==> flow/design.v <==
module biriq_alu #(
    parameter C_HAS_ZBA_EXTENSION   = 1,
    parameter C_HAS_ZBB_EXTENSION   = 1,
    parameter C_HAS_ZBS_EXTENSION   = 1,
    parameter C_HAS_CZERO_EXTENSION = 1
) (
    input  wire logic [31:0] a_i,
    input  wire logic [31:0] b_i,
    input  wire logic [ 6:0] op_i,
    output wire logic [31:0] result_o,
    output wire logic [31:0] adder_result_o,
    output wire logic        mts_o,
    output wire logic        mtu_o,
    output wire logic        eq_o
);
  wire [31:0] adder_result;
  wire [31:0] shifter_result;
  wire [31:0] gates_result;
  wire [31:0] branch_result;
  biriq_adder #(
      .C_HAS_ZBA_EXTENSION(C_HAS_ZBA_EXTENSION),
      .C_HAS_ZBB_EXTENSION(C_HAS_ZBB_EXTENSION)
  ) adder_inst (
      .a_i (a_i),
      .b_i (b_i),
      .op_i(op_i[3:0]),
      .c_o (adder_result)
  );
  biriq_shifter #(
      .C_HAS_ZBB_EXTENSION(C_HAS_ZBB_EXTENSION),
      .C_HAS_ZBS_EXTENSION(C_HAS_ZBS_EXTENSION)
  ) shifter_inst (
      .a_i (a_i),
      .b_i (b_i),
      .op_i(op_i[4:0]),
      .c_o (shifter_result)
  );
  biriq_branch #(
      .C_HAS_ZBB_EXTENSION  (C_HAS_ZBB_EXTENSION),
      .C_HAS_CZERO_EXTENSION(C_HAS_CZERO_EXTENSION)
  ) branch_inst (
      .a_i  (a_i),
      .b_i  (b_i),
      .op_i (op_i[2:0]),
      .mts_o(mts_o),
      .mtu_o(mtu_o),
      .eq_o (eq_o),
      .c_o  (branch_result)
  );
  biriq_gates #(
      .C_HAS_ZBB_EXTENSION(C_HAS_ZBB_EXTENSION)
  ) gates_inst (
      .a_i (a_i),
      .b_i (b_i),
      .op_i(op_i[3:0]),
      .c_o (gates_result)
  );
  assign result_o = op_i[6:5] == 2'b00 ? adder_result :
                  op_i[6:5] == 2'b01 ? shifter_result :
                  op_i[6:5] == 2'b10 ? branch_result : 
                  gates_result;
  assign adder_result_o = adder_result;
endmodule
module biriq_adder #(
    parameter C_HAS_ZBA_EXTENSION = 0,
    parameter C_HAS_ZBB_EXTENSION = 0
) (
    input  wire logic [31:0] a_i,    
    input  wire logic [31:0] b_i,    
    /*verilator lint_off UNUSED*/
    input  wire logic [ 3:0] op_i,   
    /*verilator lint_on UNUSED*/
    output wire logic [31:0] c_o     
);
  wire [31:0] add_res;   
  /*verilator lint_off UNUSED*/
  wire [31:0] ext_res;   
  /*verilator lint_on UNUSED*/
  wire [31:0] sh_res;   
  generate
    if (C_HAS_ZBB_EXTENSION) begin : g_zbb
      assign ext_res = op_i[1:0] == 2'b00 ? {{24{a_i[7]}}, a_i[7:0]} : op_i[1:0] == 2'b01 ? {{16{a_i[15]}}, a_i[15:0]} : op_i[1:0] == 2'b10 ? {16'h0000, a_i[15:0]} : 32'h00000000;
    end else begin : g_nzbb
      assign ext_res = 32'd0;
    end
  endgenerate
  generate
    if (C_HAS_ZBA_EXTENSION) begin : g_zba
      assign sh_res = a_i << op_i[1:0];
    end else begin : g_nzba
      assign sh_res = a_i;
    end
  endgenerate
  assign add_res = op_i[2] ? sh_res - b_i : sh_res + b_i;
  generate
    if (C_HAS_ZBB_EXTENSION) begin : g_zbb_res
      assign c_o = op_i[3] == 1'b0 ? add_res : ext_res;
    end else begin : g_nzbb_res
      assign c_o = add_res;
    end
  endgenerate
endmodule
module biriq_branch #(
    parameter C_HAS_ZBB_EXTENSION   = 1,
    parameter C_HAS_CZERO_EXTENSION = 1
) (
    input  wire [31:0] a_i,     
    input  wire [31:0] b_i,     
    input  wire [ 2:0] op_i,    
    output wire        mts_o,
    output wire        mtu_o,
    output wire        eq_o,
    output wire [31:0] c_o      
);
  wire [31:0] operand_2;
  wire eq;
  wire gt_30;
  logic mts;
  logic mtu;
  wire mt;
  wire slt;
  generate
    if (C_HAS_CZERO_EXTENSION) begin : g_czero
      assign operand_2 = &op_i[2:1] ? 32'd0 : b_i;
    end else begin : g_nczero
      assign operand_2 = b_i;
    end
  endgenerate
  always_comb begin
    case ({
      a_i[31], b_i[31], gt_30
    })
      3'b000: begin
        mts = 0;
        mtu = 0;
      end
      3'b001: begin
        mts = 1;
        mtu = 1;
      end
      3'b010: begin
        mts = 1;
        mtu = 0;
      end
      3'b011: begin
        mts = 1;
        mtu = 0;
      end
      3'b100: begin
        mts = 0;
        mtu = 1;
      end
      3'b101: begin
        mts = 0;
        mtu = 1;
      end
      3'b110: begin
        mts = 0;
        mtu = 0;
      end
      3'b111: begin
        mts = 1;
        mtu = 1;
      end
    endcase
  end
  assign mt = op_i[2] ? mts : mtu;
  assign eq = a_i == operand_2;
  assign gt_30 = a_i[30:0] > b_i[30:0];
  assign slt = {op_i[1:0]} == 2'b10 ? {!(mts | eq)} : {!(mtu | eq)};
  generate
    if (C_HAS_ZBB_EXTENSION && C_HAS_CZERO_EXTENSION) begin : g_zbb_and_czero
      assign c_o = {op_i[2:1]}==2'b11 ? op_i[0]^eq ? a_i : 0 : {op_i[1:0]} == 2'b00 ? mt ? a_i : operand_2 : {op_i[1:0]} == 2'b01 ? !mt ? a_i : operand_2 : {31'd0, slt};
    end else if (C_HAS_ZBB_EXTENSION && !C_HAS_CZERO_EXTENSION) begin : g_zbb_and_nczero
      assign c_o = {op_i[1:0]} == 2'b00 ? mt ? a_i : operand_2 : {op_i[1:0]} == 2'b01 ? !mt ? a_i : operand_2 : {31'd0, slt};
    end else if (!C_HAS_ZBB_EXTENSION && C_HAS_CZERO_EXTENSION) begin : g_nzbb_and_czero
      assign c_o = {op_i[2:1]} == 2'b11 ? op_i[0] ^ eq ? a_i : 0 : {31'd0, slt};
    end else begin : g_nzbb_and_nczero
      assign c_o = {31'd0, slt};
    end
  endgenerate
  assign mts_o = mts;
  assign mtu_o = mtu;
  assign eq_o  = eq;
endmodule
module biriq_gates #(
    parameter C_HAS_ZBB_EXTENSION = 0
) (
    input  wire logic [31:0] a_i,    
    /*verilator lint_off UNUSEDSIGNAL*/
    input  wire logic [31:0] b_i,    
    input  wire logic [ 3:0] op_i,   
    output wire logic [31:0] c_o     
);
  logic [31:0] logic_gate_res;   
  wire  [31:0] operand_2;   
  wire  [31:0] ct_operand;   
  logic [ 5:0] res;   
  wire  [31:0] byte_rev_res;   
  logic [31:0] bitmanip_res;   
  wire [3:0] res_0, res_1, res_2, res_3;
  wire [4:0] res_0_1, res_1_1;
  logic [5:0] cpop_result;
  /*verilator lint_on UNUSEDSIGNAL*/
  assign operand_2 = op_i[2] ? ~b_i : b_i;
  generate
    if (C_HAS_ZBB_EXTENSION) begin : g_zbb
      always_comb begin
        case (op_i[1:0])
          2'b00: logic_gate_res = a_i & operand_2;
          2'b01: logic_gate_res = a_i | operand_2;
          2'b10: logic_gate_res = a_i ^ operand_2;
          2'b11:
          logic_gate_res = {
            {8{|a_i[31:24]}}, {8{|a_i[23:16]}}, {8{|a_i[15:8]}}, {8{|a_i[7:0]}}
          };   
        endcase
      end
    end else begin : g_nzbb
      always_comb begin
        case (op_i[1:0])
          2'b00: logic_gate_res = a_i & operand_2;
          2'b01: logic_gate_res = a_i | operand_2;
          2'b10: logic_gate_res = a_i ^ operand_2;
          2'b11: logic_gate_res = 'x;
        endcase
      end
    end
  endgenerate
  generate
    if (C_HAS_ZBB_EXTENSION) begin : g_zbb_logic
      for (genvar i = 0; i < 32; i++) begin : _clz
        assign ct_operand[i] = !op_i[2] ? a_i[i] : a_i[31-i];
      end
      always_comb begin
        casez (ct_operand)
          32'bzzzzzzzzzzzzzzzzzzzzzzzzzzzzzzz1: res = 0;
          32'bzzzzzzzzzzzzzzzzzzzzzzzzzzzzzz10: res = 1;
          32'bzzzzzzzzzzzzzzzzzzzzzzzzzzzzz100: res = 2;
          32'bzzzzzzzzzzzzzzzzzzzzzzzzzzzz1000: res = 3;
          32'bzzzzzzzzzzzzzzzzzzzzzzzzzzz10000: res = 4;
          32'bzzzzzzzzzzzzzzzzzzzzzzzzzz100000: res = 5;
          32'bzzzzzzzzzzzzzzzzzzzzzzzzz1000000: res = 6;
          32'bzzzzzzzzzzzzzzzzzzzzzzzz10000000: res = 7;
          32'bzzzzzzzzzzzzzzzzzzzzzzz100000000: res = 8;
          32'bzzzzzzzzzzzzzzzzzzzzzz1000000000: res = 9;
          32'bzzzzzzzzzzzzzzzzzzzzz10000000000: res = 10;
          32'bzzzzzzzzzzzzzzzzzzzz100000000000: res = 11;
          32'bzzzzzzzzzzzzzzzzzzz1000000000000: res = 12;
          32'bzzzzzzzzzzzzzzzzzz10000000000000: res = 13;
          32'bzzzzzzzzzzzzzzzzz100000000000000: res = 14;
          32'bzzzzzzzzzzzzzzzz1000000000000000: res = 15;
          32'bzzzzzzzzzzzzzzz10000000000000000: res = 16;
          32'bzzzzzzzzzzzzzz100000000000000000: res = 17;
          32'bzzzzzzzzzzzzz1000000000000000000: res = 18;
          32'bzzzzzzzzzzzz10000000000000000000: res = 19;
          32'bzzzzzzzzzzz100000000000000000000: res = 20;
          32'bzzzzzzzzzz1000000000000000000000: res = 21;
          32'bzzzzzzzzz10000000000000000000000: res = 22;
          32'bzzzzzzzz100000000000000000000000: res = 23;
          32'bzzzzzzz1000000000000000000000000: res = 24;
          32'bzzzzzz10000000000000000000000000: res = 25;
          32'bzzzzz100000000000000000000000000: res = 26;
          32'bzzzz1000000000000000000000000000: res = 27;
          32'bzzz10000000000000000000000000000: res = 28;
          32'bzz100000000000000000000000000000: res = 29;
          32'bz1000000000000000000000000000000: res = 30;
          32'b10000000000000000000000000000000: res = 31;
          default: res = 32;
        endcase
      end
      assign byte_rev_res = {a_i[7:0], a_i[15:8], a_i[23:16], a_i[31:24]};
      always_comb begin
        cpop_result = 0;
        for (integer i = 0; i < 32; i++) begin
          /*verilator lint_off WIDTHEXPAND*/
          cpop_result += a_i[i];
          /*verilator lint_on WIDTHEXPAND*/
        end
      end
      always_comb begin
        case (op_i[1:0])
          2'b00: bitmanip_res = {26'h0, res};
          2'b01: bitmanip_res = {26'h0, res};
          2'b10: bitmanip_res = byte_rev_res;
          2'b11: bitmanip_res = {26'h0, cpop_result};
        endcase
      end
      assign c_o = op_i[3] ? bitmanip_res : logic_gate_res;
    end else begin : g_nzbb_res
      assign c_o = logic_gate_res;
    end
  endgenerate
endmodule
/*verilator lint_on SELRANGE*/
module biriq_shifter #(
    parameter C_HAS_ZBB_EXTENSION = 0,
    parameter C_HAS_ZBS_EXTENSION = 0
) (
    input  wire [31:0] a_i,    
    /*verilator lint_off UNUSED*/
    input  wire [31:0] b_i,    
    input  wire [ 4:0] op_i,   
    /*verilator lint_on UNUSED*/
    output wire [31:0] c_o     
);
  wire [31:0] shift_res;
  wire [31:0] operand_1;
  wire [ 4:0] shamt;
  wire [31:0] shift_operand1, shift_stage1, shift_res_stage1, shift_stage2, shift_res_stage2, shift_stage3, shift_res_stage3, shift_stage4, shift_res_stage4, shift_stage5, shift_res_stage5;
  generate
    if (C_HAS_ZBS_EXTENSION) begin : g_one
      assign operand_1 = op_i[3] & !op_i[0] ? 32'b1 : a_i;
    end else begin : g_none
      assign operand_1 = a_i;
    end
  endgenerate
  assign shamt = b_i[4:0];
  for (genvar i = 0; i < 32; i++) begin : g_rev
    assign shift_operand1[i] = !op_i[0] ? operand_1[31-i] : operand_1[i];
  end
  generate
    if (C_HAS_ZBB_EXTENSION) begin : g_gen_shift_w_zbb
      assign shift_stage1[31] = op_i[1] & !op_i[3] ? shift_operand1[0] : (!op_i[3] & op_i[2]) ? a_i[31] : 1'b0;
      assign shift_stage1[30:0] = shift_operand1[31:1];
      assign shift_res_stage1 = shamt[0] ? shift_stage1 : shift_operand1;
      assign shift_stage2[31:30] = op_i[1] & !op_i[3] ? shift_res_stage1[1:0] :  (!op_i[3] & op_i[2]) ? {{2{a_i[31]}}} : 2'b00;
      assign shift_stage2[29:0] = shift_res_stage1[31:2];
      assign shift_res_stage2 = shamt[1] ? shift_stage2 : shift_res_stage1;
      assign shift_stage3[31:28] = op_i[1] & !op_i[3] ? shift_res_stage2[3:0] : (!op_i[3] & op_i[2]) ? {{4{a_i[31]}}} : 4'b00;
      assign shift_stage3[27:0] = shift_res_stage2[31:4];
      assign shift_res_stage3 = shamt[2] ? shift_stage3 : shift_res_stage2;
      assign shift_stage4[31:24] = op_i[1] & !op_i[3] ? shift_res_stage3[7:0] : (!op_i[3] & op_i[2]) ? {{8{a_i[31]}}} : 8'b00;
      assign shift_stage4[23:0] = shift_res_stage3[31:8];
      assign shift_res_stage4 = shamt[3] ? shift_stage4 : shift_res_stage3;
      assign shift_stage5[31:16] = op_i[1] & !op_i[3] ? shift_res_stage4[15:0] : (!op_i[3] & op_i[2]) ? {{16{a_i[31]}}} : 16'b00;
      assign shift_stage5[15:0] = shift_res_stage4[31:16];
      assign shift_res_stage5 = shamt[4] ? shift_stage5 : shift_res_stage4;
    end else begin : g_gen_shift_wo_zbb
      assign shift_stage1[31] = (!op_i[3] & op_i[2]) ? a_i[31] : 1'b0;
      assign shift_stage1[30:0] = shift_operand1[31:1];
      assign shift_res_stage1 = shamt[0] ? shift_stage1 : shift_operand1;
      assign shift_stage2[31:30] = (!op_i[3] & op_i[2]) ? {{2{a_i[31]}}} : 2'b00;
      assign shift_stage2[29:0] = shift_res_stage1[31:2];
      assign shift_res_stage2 = shamt[1] ? shift_stage2 : shift_res_stage1;
      assign shift_stage3[31:28] = (!op_i[3] & op_i[2]) ? {{4{a_i[31]}}} : 4'b00;
      assign shift_stage3[27:0] = shift_res_stage2[31:4];
      assign shift_res_stage3 = shamt[2] ? shift_stage3 : shift_res_stage2;
      assign shift_stage4[31:24] = (!op_i[3] & op_i[2]) ? {{8{a_i[31]}}} : 8'b00;
      assign shift_stage4[23:0] = shift_res_stage3[31:8];
      assign shift_res_stage4 = shamt[3] ? shift_stage4 : shift_res_stage3;
      assign shift_stage5[31:16] = (!op_i[3] & op_i[2]) ? {{16{a_i[31]}}} : 16'b00;
      assign shift_stage5[15:0] = shift_res_stage4[31:16];
      assign shift_res_stage5 = shamt[4] ? shift_stage5 : shift_res_stage4;
    end
  endgenerate
  for (genvar i = 0; i < 32; i++) begin : g_rev_b
    assign shift_res[i] = !op_i[0] ? shift_res_stage5[31-i] : shift_res_stage5[i];
  end
  generate
    if (C_HAS_ZBS_EXTENSION) begin : g_pg
      logic [31:0] postgate_res;
      always_comb begin
        case ({
          op_i[4], op_i[1]
        })
          2'b00: postgate_res = a_i & ~shift_res;
          2'b01: postgate_res = shift_res & 1;
          2'b10: postgate_res = a_i ^ shift_res;
          2'b11: postgate_res = a_i | shift_res;
        endcase
      end
      assign c_o = op_i[3] ? postgate_res : shift_res;
    end else begin : g_npg
      assign c_o = shift_res;
    end
  endgenerate
endmodule
module ixu_mul (
    input  wire [31:0] a,
    input  wire [31:0] b,
    input  wire [ 1:0] op,
    output wire [31:0] res
);
  wire [32:0] a1, b1;
  assign a1 = {op == 2'b11 ? 1'b0 : a[31], a[31:0]};
  assign b1 = {op[1] ? 1'b0 : b[31], b[31:0]};
  wire [65:0] result;
  assign result = $signed(a1) * $signed(b1);
  assign res = op == 2'b00 ? result[31:0] : result[63:32];
  /*verilator lint_off UNUSED*/
  wire unused;
  assign unused = |result[65:64];
  /*verilator lint_on UNUSED*/
endmodule
module ixu_div (
    input  wire         core_clock_i,   
    input  wire         core_flush_i,   
    input  wire         start,          
    input  wire         unsigned_i,
    input  wire         opcode_i,
    output logic        busy,           
    output logic        done,           
    output logic        valid,          
    output logic        dbz,            
    output logic        overflow,
    input  wire  [31:0] a_i,            
    input  wire  [31:0] b_i,            
    output logic [31:0] res
);
  logic [31:0] b1;   
  logic [31:0] quo, quo_next;   
  logic [32:0] acc, acc_next;   
  logic [$clog2(32)-1:0] i;   
  logic                  unsigned_r;
  logic                  sign;
  logic                  opcode;
  wire  [          31:0] a;
  wire  [          31:0] b;
  assign a = unsigned_i | ~a_i[31] ? a_i : ~a_i + 1'b1;
  assign b = unsigned_i | ~b_i[31] ? b_i : ~b_i + 1'b1;
  always_comb begin
    if (acc >= {1'b0, b1}) begin
      acc_next = acc - b1;
      {acc_next, quo_next} = {acc_next[31:0], quo, 1'b1};
    end else begin
      {acc_next, quo_next} = {acc, quo} << 1;
    end
  end
  wire [31:0] remainder = unsigned_r | ~sign ? acc_next[32:1] : ~acc_next[32:1] + 1'b1;
  wire [31:0] quotient = unsigned_r | ~sign ? quo_next : ~quo_next + 1'b1;
  always_ff @(posedge core_clock_i) begin
    if (core_flush_i) begin
      busy  <= 0;
      done  <= 0;
      valid <= 0;
      dbz   <= 0;
    end else if (start) begin
      valid  <= 0;
      i      <= 0;
      opcode <= opcode_i;
      if (b == 0) begin   
        busy     <= 0;
        done     <= 1;
        dbz      <= 1;
        overflow <= 0;
        res      <= opcode_i ? a_i : 32'hFFFFFFFF;
      end
      else if (a_i==32'h80000000 && b_i==32'hFFFFFFFF && !unsigned_i) begin  
        busy     <= 0;
        done     <= 1;
        dbz      <= 0;
        overflow <= 1;
        res      <= opcode_i ? 32'h00000000 : 32'h80000000;
      end else begin
        busy       <= 1;
        dbz        <= 0;
        overflow   <= 0;
        b1         <= b;
        unsigned_r <= unsigned_i;
        sign       <= opcode_i ? a_i[31] : a_i[31] ^ b_i[31];
        {acc, quo} <= {{32{1'b0}}, a, 1'b0};   
      end
    end else if (busy) begin
      if (i == 5'b11111) begin   
        busy  <= 0;
        done  <= 1;
        valid <= 1;
        res   <= opcode ? remainder : quotient;
      end else begin   
        i   <= i + 1;
        acc <= acc_next;
        quo <= quo_next;
      end
    end else begin
      done <= 1'b0;
    end
  end
endmodule
module ixu_mc_pipe (
    input  wire         core_clock_i,
    input  wire         core_flush_i,
    input  wire  [17:0] data_i,
    input  wire         valid_i,
    output logic        busy_o,
    output wire  [ 5:0] rs1_o,
    output wire  [ 5:0] rs2_o,
    input  wire  [31:0] rs1_data_i,
    input  wire  [31:0] rs2_data_i,
    output wire  [ 4:0] rob_o,
    input  wire  [ 6:0] opcode_i,
    input  wire  [ 6:0] ins_type,
    input  wire         imm_i,
    input  wire  [31:0] immediate_i,
    input  wire  [ 5:0] dest_i,
    output logic [ 5:0] wakeup_dest,
    output logic        wakeup_valid,
    output logic [ 5:0] l_wakeup_dest,
    output logic        l_wakeup_valid,
    output logic [ 5:0] ixu_mc_ex_dest,
    output logic [31:0] ixu_mc_ex_data,
    output logic        ixu_mc_ex_valid,
    output logic [ 5:0] ixu_mc_wb_dest,
    output logic [31:0] ixu_mc_wb_data,
    output logic        ixu_mc_wb_valid,
    output wire  [ 4:0] pmu_ins_id_o,
    output wire         pmu_ins_valid_o
);
  assign rob_o = data_i[4:0];
  assign rs1_o = data_i[11:6];
  assign rs2_o = data_i[17:12];
  typedef enum {
    IDLE,
    DIVISION
  } mc_pipe_state_t;
  mc_pipe_state_t        mc_pipe_state;
  reg             [31:0] a;
  reg             [31:0] b;
  reg             [ 6:0] opc;
  reg             [ 5:0] ex_dest;
  reg             [ 5:0] ex_rob;
  reg                    ex_valid;
  reg             [ 1:0] ex_type;
  reg                    ex_fwd;
  reg                    div_ex;
  wire            [31:0] ex_alu_result;
  wire            [31:0] ex_mul_result;
  wire            [31:0] ex_div_result;
  wire            [31:0] ex_adder_result;
  wire                   mts;
  wire                   mtu;
  wire                   eq;
  wire                   div_busy;
  wire                   div_done;
  wire                   div_dbz;
  wire                   div_overflow;
  wire                   div_valid;
  reg             [31:0] wb_data;
  reg             [ 5:0] wb_dest;
  reg             [ 5:0] wb_rob;
  reg                    wb_mul;
  reg             [31:0] wb_mul_data;
  reg                    wb_fwd;
  reg                    wb_valid;
  always_ff @(posedge core_clock_i) begin
    a   <= ins_type[3] ? 32'd0 : rs1_data_i;
    b   <= imm_i | ins_type[3] ? immediate_i : rs2_data_i;
    opc <= ins_type[3] ? 7'd0 : opcode_i;
  end
  always_ff @(posedge core_clock_i) {wb_dest, ex_dest} <= {ex_dest, dest_i};
  always_ff @(posedge core_clock_i) {wb_rob, ex_rob} <= {ex_rob, data_i[5:0]};
  always_ff @(posedge core_clock_i) wb_mul <= ex_type == 2'b01;
  always_ff @(posedge core_clock_i) wb_mul_data <= ex_mul_result;
  always_ff @(posedge core_clock_i)
    if (core_flush_i) {wb_valid, ex_valid} <= '0;
    else if (div_done) {wb_valid, ex_valid} <= {1'b0, 1'b1};
    else if (div_ex) {wb_valid, ex_valid} <= {1'b0, 1'b1};
    else if (!div_busy) {wb_valid, ex_valid} <= {ex_valid, valid_i};
  always_ff @(posedge core_clock_i) {ex_type} <= ins_type[6] ? 2'b10 : ins_type[5] ? 2'b01 : 2'b00;
  always_ff @(posedge core_clock_i)
    if (core_flush_i) {wb_fwd, ex_fwd} <= '0;
    else if (div_done) {wb_fwd, ex_fwd} <= {1'b0, 1'b1};
    else if (div_ex) {wb_fwd, ex_fwd} <= '0;
    else if (!div_busy) {wb_fwd, ex_fwd} <= {ex_fwd, (|ins_type[5:0]) & valid_i & (dest_i != '0)};
  always_ff @(posedge core_clock_i) wb_data <= ixu_mc_ex_data;
  always_comb begin
    case (mc_pipe_state)
      IDLE: busy_o = valid_i & ins_type[6];
      DIVISION: busy_o = !(div_done);
      default: busy_o = 0;
    endcase
  end
  always_ff @(posedge core_clock_i)
    if (core_flush_i) mc_pipe_state <= IDLE;
    else
      case (mc_pipe_state)
        IDLE: if (valid_i & ins_type[6]) mc_pipe_state <= DIVISION;
        DIVISION: if (div_done) mc_pipe_state <= IDLE;
      endcase
  always_ff @(posedge core_clock_i)
    if (core_flush_i) div_ex <= 1'b0;
    else
      case (mc_pipe_state)
        IDLE: if (valid_i & ins_type[6]) div_ex <= 1'b1;
        DIVISION: div_ex <= 1'b0;
      endcase
  assign ixu_mc_ex_dest = ex_dest;
  assign ixu_mc_ex_data = ex_type == 2'b00 ? ex_alu_result : ex_div_result;
  assign ixu_mc_ex_valid = ex_fwd;
  assign ixu_mc_wb_dest = wb_dest;
  assign ixu_mc_wb_data = wb_mul ? wb_mul_data : wb_data;
  assign ixu_mc_wb_valid = wb_fwd;
  assign wakeup_dest = dest_i;
  assign wakeup_valid = (valid_i & !busy_o & (|ins_type[4:0])) | div_done;
  assign l_wakeup_dest = ex_dest;
  assign l_wakeup_valid = ex_valid & (ex_type == 2'b01);
  assign pmu_ins_id_o = wb_rob[4:0];
  assign pmu_ins_valid_o = wb_valid;
  biriq_alu #(
      .C_HAS_ZBA_EXTENSION  (1'b0),
      .C_HAS_ZBB_EXTENSION  (1'b0),
      .C_HAS_ZBS_EXTENSION  (1'b0),
      .C_HAS_CZERO_EXTENSION(1'b0)
  ) biriq_alu_inst (
      .a_i(a),
      .b_i(b),
      .op_i(opc),
      .result_o(ex_alu_result),
      .adder_result_o(ex_adder_result),
      .mts_o(mts),
      .mtu_o(mtu),
      .eq_o(eq)
  );
  ixu_mul mul_inst (
      .a  (a),
      .b  (b),
      .op (opc[1:0]),
      .res(ex_mul_result)
  );
  ixu_div division_inst (
      .core_clock_i(core_clock_i),
      .core_flush_i(core_flush_i),
      .start(div_ex),
      .unsigned_i(opc[0]),
      .opcode_i(opc[1]),
      .busy(div_busy),
      .done(div_done),
      .valid(div_valid),
      .dbz(div_dbz),
      .overflow(div_overflow),
      .a_i(a),
      .b_i(b),
      .res(ex_div_result)
  );
  /*verilator lint_off UNUSED*/
  wire unused;
  assign unused = |ex_adder_result | mts | mtu | eq | div_dbz | div_overflow | div_valid | div_busy | wb_rob[5];
  /*verilator lint_on UNUSED*/
endmodule
From RTL to reports: ixu_mc_pipe
Tool output for the design above, in the order of the flow. Line numbers count from 1 in the design file above. Operators: Yosys type, input widths -> output width; for muxes data width and select width s. Library cell names are shortened. Not given: n/a

Top module: ixu_mc_pipe. Clock input: core_clock_i. Library: sky130hd. Corner: tt_025C_1v80.

After elaboration
Yosys after proc, flatten, opt, wreduce and memory -nomap, before mapping. Memory bits, and registers merged into a memory's read port (data or address), are not among the register bits. Print and check cells are not counted. Equal cells are merged and count once. Memory sizes are those after Yosys's memory passes, which may raise the word count (mostly to a power of two), join words into wider ones and drop unused or constant bits.

Register bits after elaboration: 336. Bits in latches: 0. Under RAM bits stands 0. The figure for ROM bits is 16. The entry for word width x clocked read ports reads 0. Memories kept: 1.

The figure for add/sub/neg operators is 8. The entry for multipliers reads 1. The figure for div/mod/pow operators is 0. The entry for magnitude comparators reads 2. The entry for eq/ne operators reads 19. Under shift-type cells stands 0. The entry for multiplexer cells reads 136. Bitwise operators: 28. The entry for reductions and logical operators reads 28.

Memory list: (no name shown) (depth 8, width 2, rd ports 1, write ports 0, line 130) `case ({`.

Operators with widths (count): $mul 33x33->64 (1); $mux 32 (33); $mux 33 (5); $add 32x1->32 const B (4); $not 32->32 (4); $pmux 32 s3 (1); $mux 1 (87); $mux 65 (1); $sub 32x32->32 (2); $eq 32x32->1 const B (2); $logic_not 32->1 (2); $pmux 32 s2 (1); $ge 33x32->1 (1); $eq 32x1->1 const B (1); $add 32x32->32 (1); $eq 32x32->1 (1); $and 32x32->32 (1); $or 32x32->32 (1); $xor 32x32->32 (1); $gt 31x31->1 (1); $mux 16 (1); $mux 5 (2); $ne 2x2->1 const B (4); $reduce_and 4->1 (2); $mux 8 (1); $and 1x1->1 (7); $or 1x1->1 (7); $not 1->1 (6).

Not listed: further kinds 22, cells in them 41.

Longest topological paths
Depth = most cells in a row (Yosys ltp): at word level without a register or memory, in the mapped netlist without a sequential cell, where the memories' decode and read muxes count.

Word-level depth: 12. Under ABC_AREA stands 1. Depth in mapped cells: 38.

Netlist
The flow's flattened synthesis, as Yosys stat reports it; memories are mapped. The netlist is that of the ABC_AREA named above (0 if unset); the other value can give another one.

Cells by type (count): fa_1 (1128); nand2_1 (2181); inv_1 (2025); ha_1 (382); edfxtp_1 (137); dfxtp_1 (168); o21ai_0 (472); nor2_1 (514); a21oi_1 (335); clkbuf_1 (282); nand3_1 (207); xor2_1 (97); mux2_2 (65); xnor2_1 (59); buf_1 (123); nand4_1 (51); a31oi_1 (44); nand3b_1 (34).

Not listed: further types 45, cells in them 355.

For mapped cells the number is 8659. The figure for synthesis area is 64520.6 um2. For sequential part of the area the number is 7477.2 um2. The figure for flip-flop cells is 305.

Timing after synthesis
Source: OpenSTA report_checks on the synthesized netlist (no wires, ideal clock, input and output delay 20% of the period each), path of least setup slack; recovery checks are left aside. Register names are those of the netlist, which keeps one name where synthesis merged equal registers.

Path kind: register -> register. From: reg a[31]. To: reg wb_mul_data[27]. The entry for period reads 9.0 ns. For setup time the number is 0.114 ns. Time at the first pin: 0.000 ns. Data arrival time: 7.878 ns. Required time: 8.886 ns. The figure for slack is 1.009 ns. Under delay of the path stands 7.992 ns. The figure for stages on the path is 31. The entry for path buffers reads 2. Under synthesis period reached stands 7.991 ns.

"delay of the path" is the arrival time less input delay plus setup time. "stages on the path": output pins that drive a net of the path, with the launching flip-flop's if there is one; two outputs of one cell count as two. "synthesis period reached" is the clock period less the worst setup slack; recovery checks do not enter. This is arithmetic on one report: input and output delays are still those of the set period (20% each). Between the ends stands the longest chain of elaborated cells between them, by number of cells; it is not shown to be the way that was timed. Of several equally long chains one is given. A line is the first line of the expression or statement that the cell stems from. Yosys adds cells for indexed reads and writes and turns some case tables into memories.

Cells stage by stage: dfxtp_1 > clkbuf_1 > clkinv_1 > nor2_1 > clkbuf_1 > nand2_1 > fa_1 > fa_1 > inv_1 > fa_1 > inv_1 > fa_1 > inv_1 > fa_1 > fa_1 > fa_1 > inv_1 > fa_1 > inv_1 > ha_1 > nand2_1 > nor2_1 > o21ai_0 > o211ai_1 > a21oi_1 > o21ai_0 > nand3_1 > nand2_1 > or2_2 > nand3_1 > nand2_1. Under cells in the longest elaborated chain stands 3. The entry for elaborated cells between the ends (all ways) reads 3. The figure for RTL lines with such cells is 3. Those cells by class: mul: 1; mux: 2.

RTL lines, path post-synthesis: start: declaration (line 517) `reg             [31:0] a;`; start: assignment (line 546) `a   <= ins_type[3] ? 32'd0 : rs1_data_i;`; $mux 1 (line 386) `assign a1 = {op == 2'b11 ? 1'b0 : a[31], a[31:0]};`; $mul 33x33->64 (line 389) `assign result = $signed(a1) * $signed(b1);`; $mux 32 (line 390) `assign res = op == 2'b00 ? result[31:0] : result[63:32];`; end: assignment (line 553) `always_ff @(posedge core_clock_i) wb_mul_data <= ex_mul_result;`; end: declaration (line 542) `reg             [31:0] wb_mul_data;`.

Path in the finished layout
From the final timing report of run B: the path of least setup slack in the routed layout; clock arrival at registers is part of the times.

Path kind: register -> output. From: reg opc[0]. To: out ixu_mc_ex_data[10]. The entry for period reads 9.0 ns. The entry for output delay reads 1.80 ns. Time at the first pin: 0.86 ns. Data arrival time: 7.02 ns. Required time: 7.20 ns. The figure for slack is 0.18 ns. The figure for stages on the path is 15. The entry for path buffers reads 7.

Between the ends stands the longest chain of elaborated cells between them, by number of cells; it is not shown to be the way that was timed. Of several equally long chains one is given.

Cells stage by stage: dfxtp_4 > buf_2 > buf_2 > inv_1 > clkbuf_1 > ha_1 > clkdlybuf4s15_1 > clkbuf_2 > o21ai_0 > a21oi_1 > o21ai_1 > o21ai_0 > buf_2 > a21oi_2 > clkdlybuf4s50_1. Under cells in the longest elaborated chain stands 10. The entry for elaborated cells between the ends (all ways) reads 36. Those cells by class: eq/ne: 2; mux: 33; reduce/logical: 1.

RTL lines, path post-layout: start: declaration (line 519) `reg             [ 6:0] opc;`; start: assignment (line 548) `opc <= ins_type[3] ? 7'd0 : opcode_i;`; $mux 1 (line 320) `assign shift_operand1[i] = !op_i[0] ? operand_1[31-i] : operand_1[i];`; $mux 32 (line 342) `assign shift_res_stage1 = shamt[0] ? shift_stage1 : shift_operand1;`; $mux 32 (line 345) `assign shift_res_stage2 = shamt[1] ? shift_stage2 : shift_res_stage1;`; $mux 32 (line 348) `assign shift_res_stage3 = shamt[2] ? shift_stage3 : shift_res_stage2;`; $mux 32 (line 351) `assign shift_res_stage4 = shamt[3] ? shift_stage4 : shift_res_stage3;`; $mux 32 (line 354) `assign shift_res_stage5 = shamt[4] ? shift_stage5 : shift_res_stage4;`; $mux 1 (line 358) `assign shift_res[i] = !op_i[0] ? shift_res_stage5[31-i] : shift_res_stage5[i];`; $mux 32 (line 59) `op_i[6:5] == 2'b01 ? shifter_result :`; $mux 32 (line 58) `assign result_o = op_i[6:5] == 2'b00 ? adder_result :`; $mux 32 (line 588) `assign ixu_mc_ex_data = ex_type == 2'b00 ? ex_alu_result : ex_div_result;`; end: declaration (line 501) `output logic [31:0] ixu_mc_ex_data,`.

Ticket comment

Module ixu_mc_pipe, platform sky130hd: 3 stored runs of the flow (Yosys, OpenROAD) with differing settings, in no particular order. Input and output delays are each 20% of the period that was set; the output load is 0.01 pF. By "period achieved" is meant the clock period of the run minus its worst setup slack. This is arithmetic on one report: input and output delays are still those of the set period (20% each). "critical path time" is the time allowed to the run's worst setup path (the clock period less input and output delay, where it has them) less its slack. Clock arrival times count: a late capture clock shortens it, a late launch clock lengthens it.

Run A has these settings: ABC_AREA 1; CAP_MARGIN 10; CELL_PAD_IN_SITES_GLOBAL_PLACEMENT 0; CORE_ASPECT_RATIO 1.28; CORE_UTILIZATION 62; CTS_CLUSTER_DIAMETER 68; GPL_TIMING_DRIVEN 0; HOLD_SLACK_MARGIN 0.15; PLACE_DENSITY_LB_ADDON 0.15; SETUP_SLACK_MARGIN 0.26; SLEW_MARGIN 20; period_ns 4.84; CORE_MARGIN 2. Outcome: no results, routing failed with GRT-0116.

Run B has these settings: ABC_AREA 1; CAP_MARGIN 30; CELL_PAD_IN_SITES_GLOBAL_PLACEMENT 2; CORE_MARGIN 2; CORE_UTILIZATION 18; GPL_TIMING_DRIVEN 0; MAX_ROUTING_LAYER met4; MIN_ROUTING_LAYER met2; SETUP_SLACK_MARGIN 0.4; period_ns 9.0; SLEW_MARGIN 20. The post-synthesis cell area stands at 64520.6 um2. The full die area stands at 363253.0 um2. The post-route utilization stands at 23.2 %. The measured lowest setup slack is 0.185 ns. The setup total negative slack reads 0.000 ns. The period achieved stands at 8.815 ns. The critical path time stands at 7.02 ns. Class of the worst setup path: register -> output.

Run C has these settings: CORE_UTILIZATION 40; SETUP_SLACK_MARGIN 0.4; period_ns 12.3; CAP_MARGIN 20; CORE_MARGIN 2; SLEW_MARGIN 20. The post-synthesis cell area stands at 61441.4 um2. The full die area stands at 156753.0 um2. The post-route utilization stands at 44.0 %. The measured lowest setup slack is 1.865 ns. The setup total negative slack reads 0.000 ns. The period achieved stands at 10.435 ns. The critical path time stands at 10.44 ns. Class of the worst setup path: register -> register.
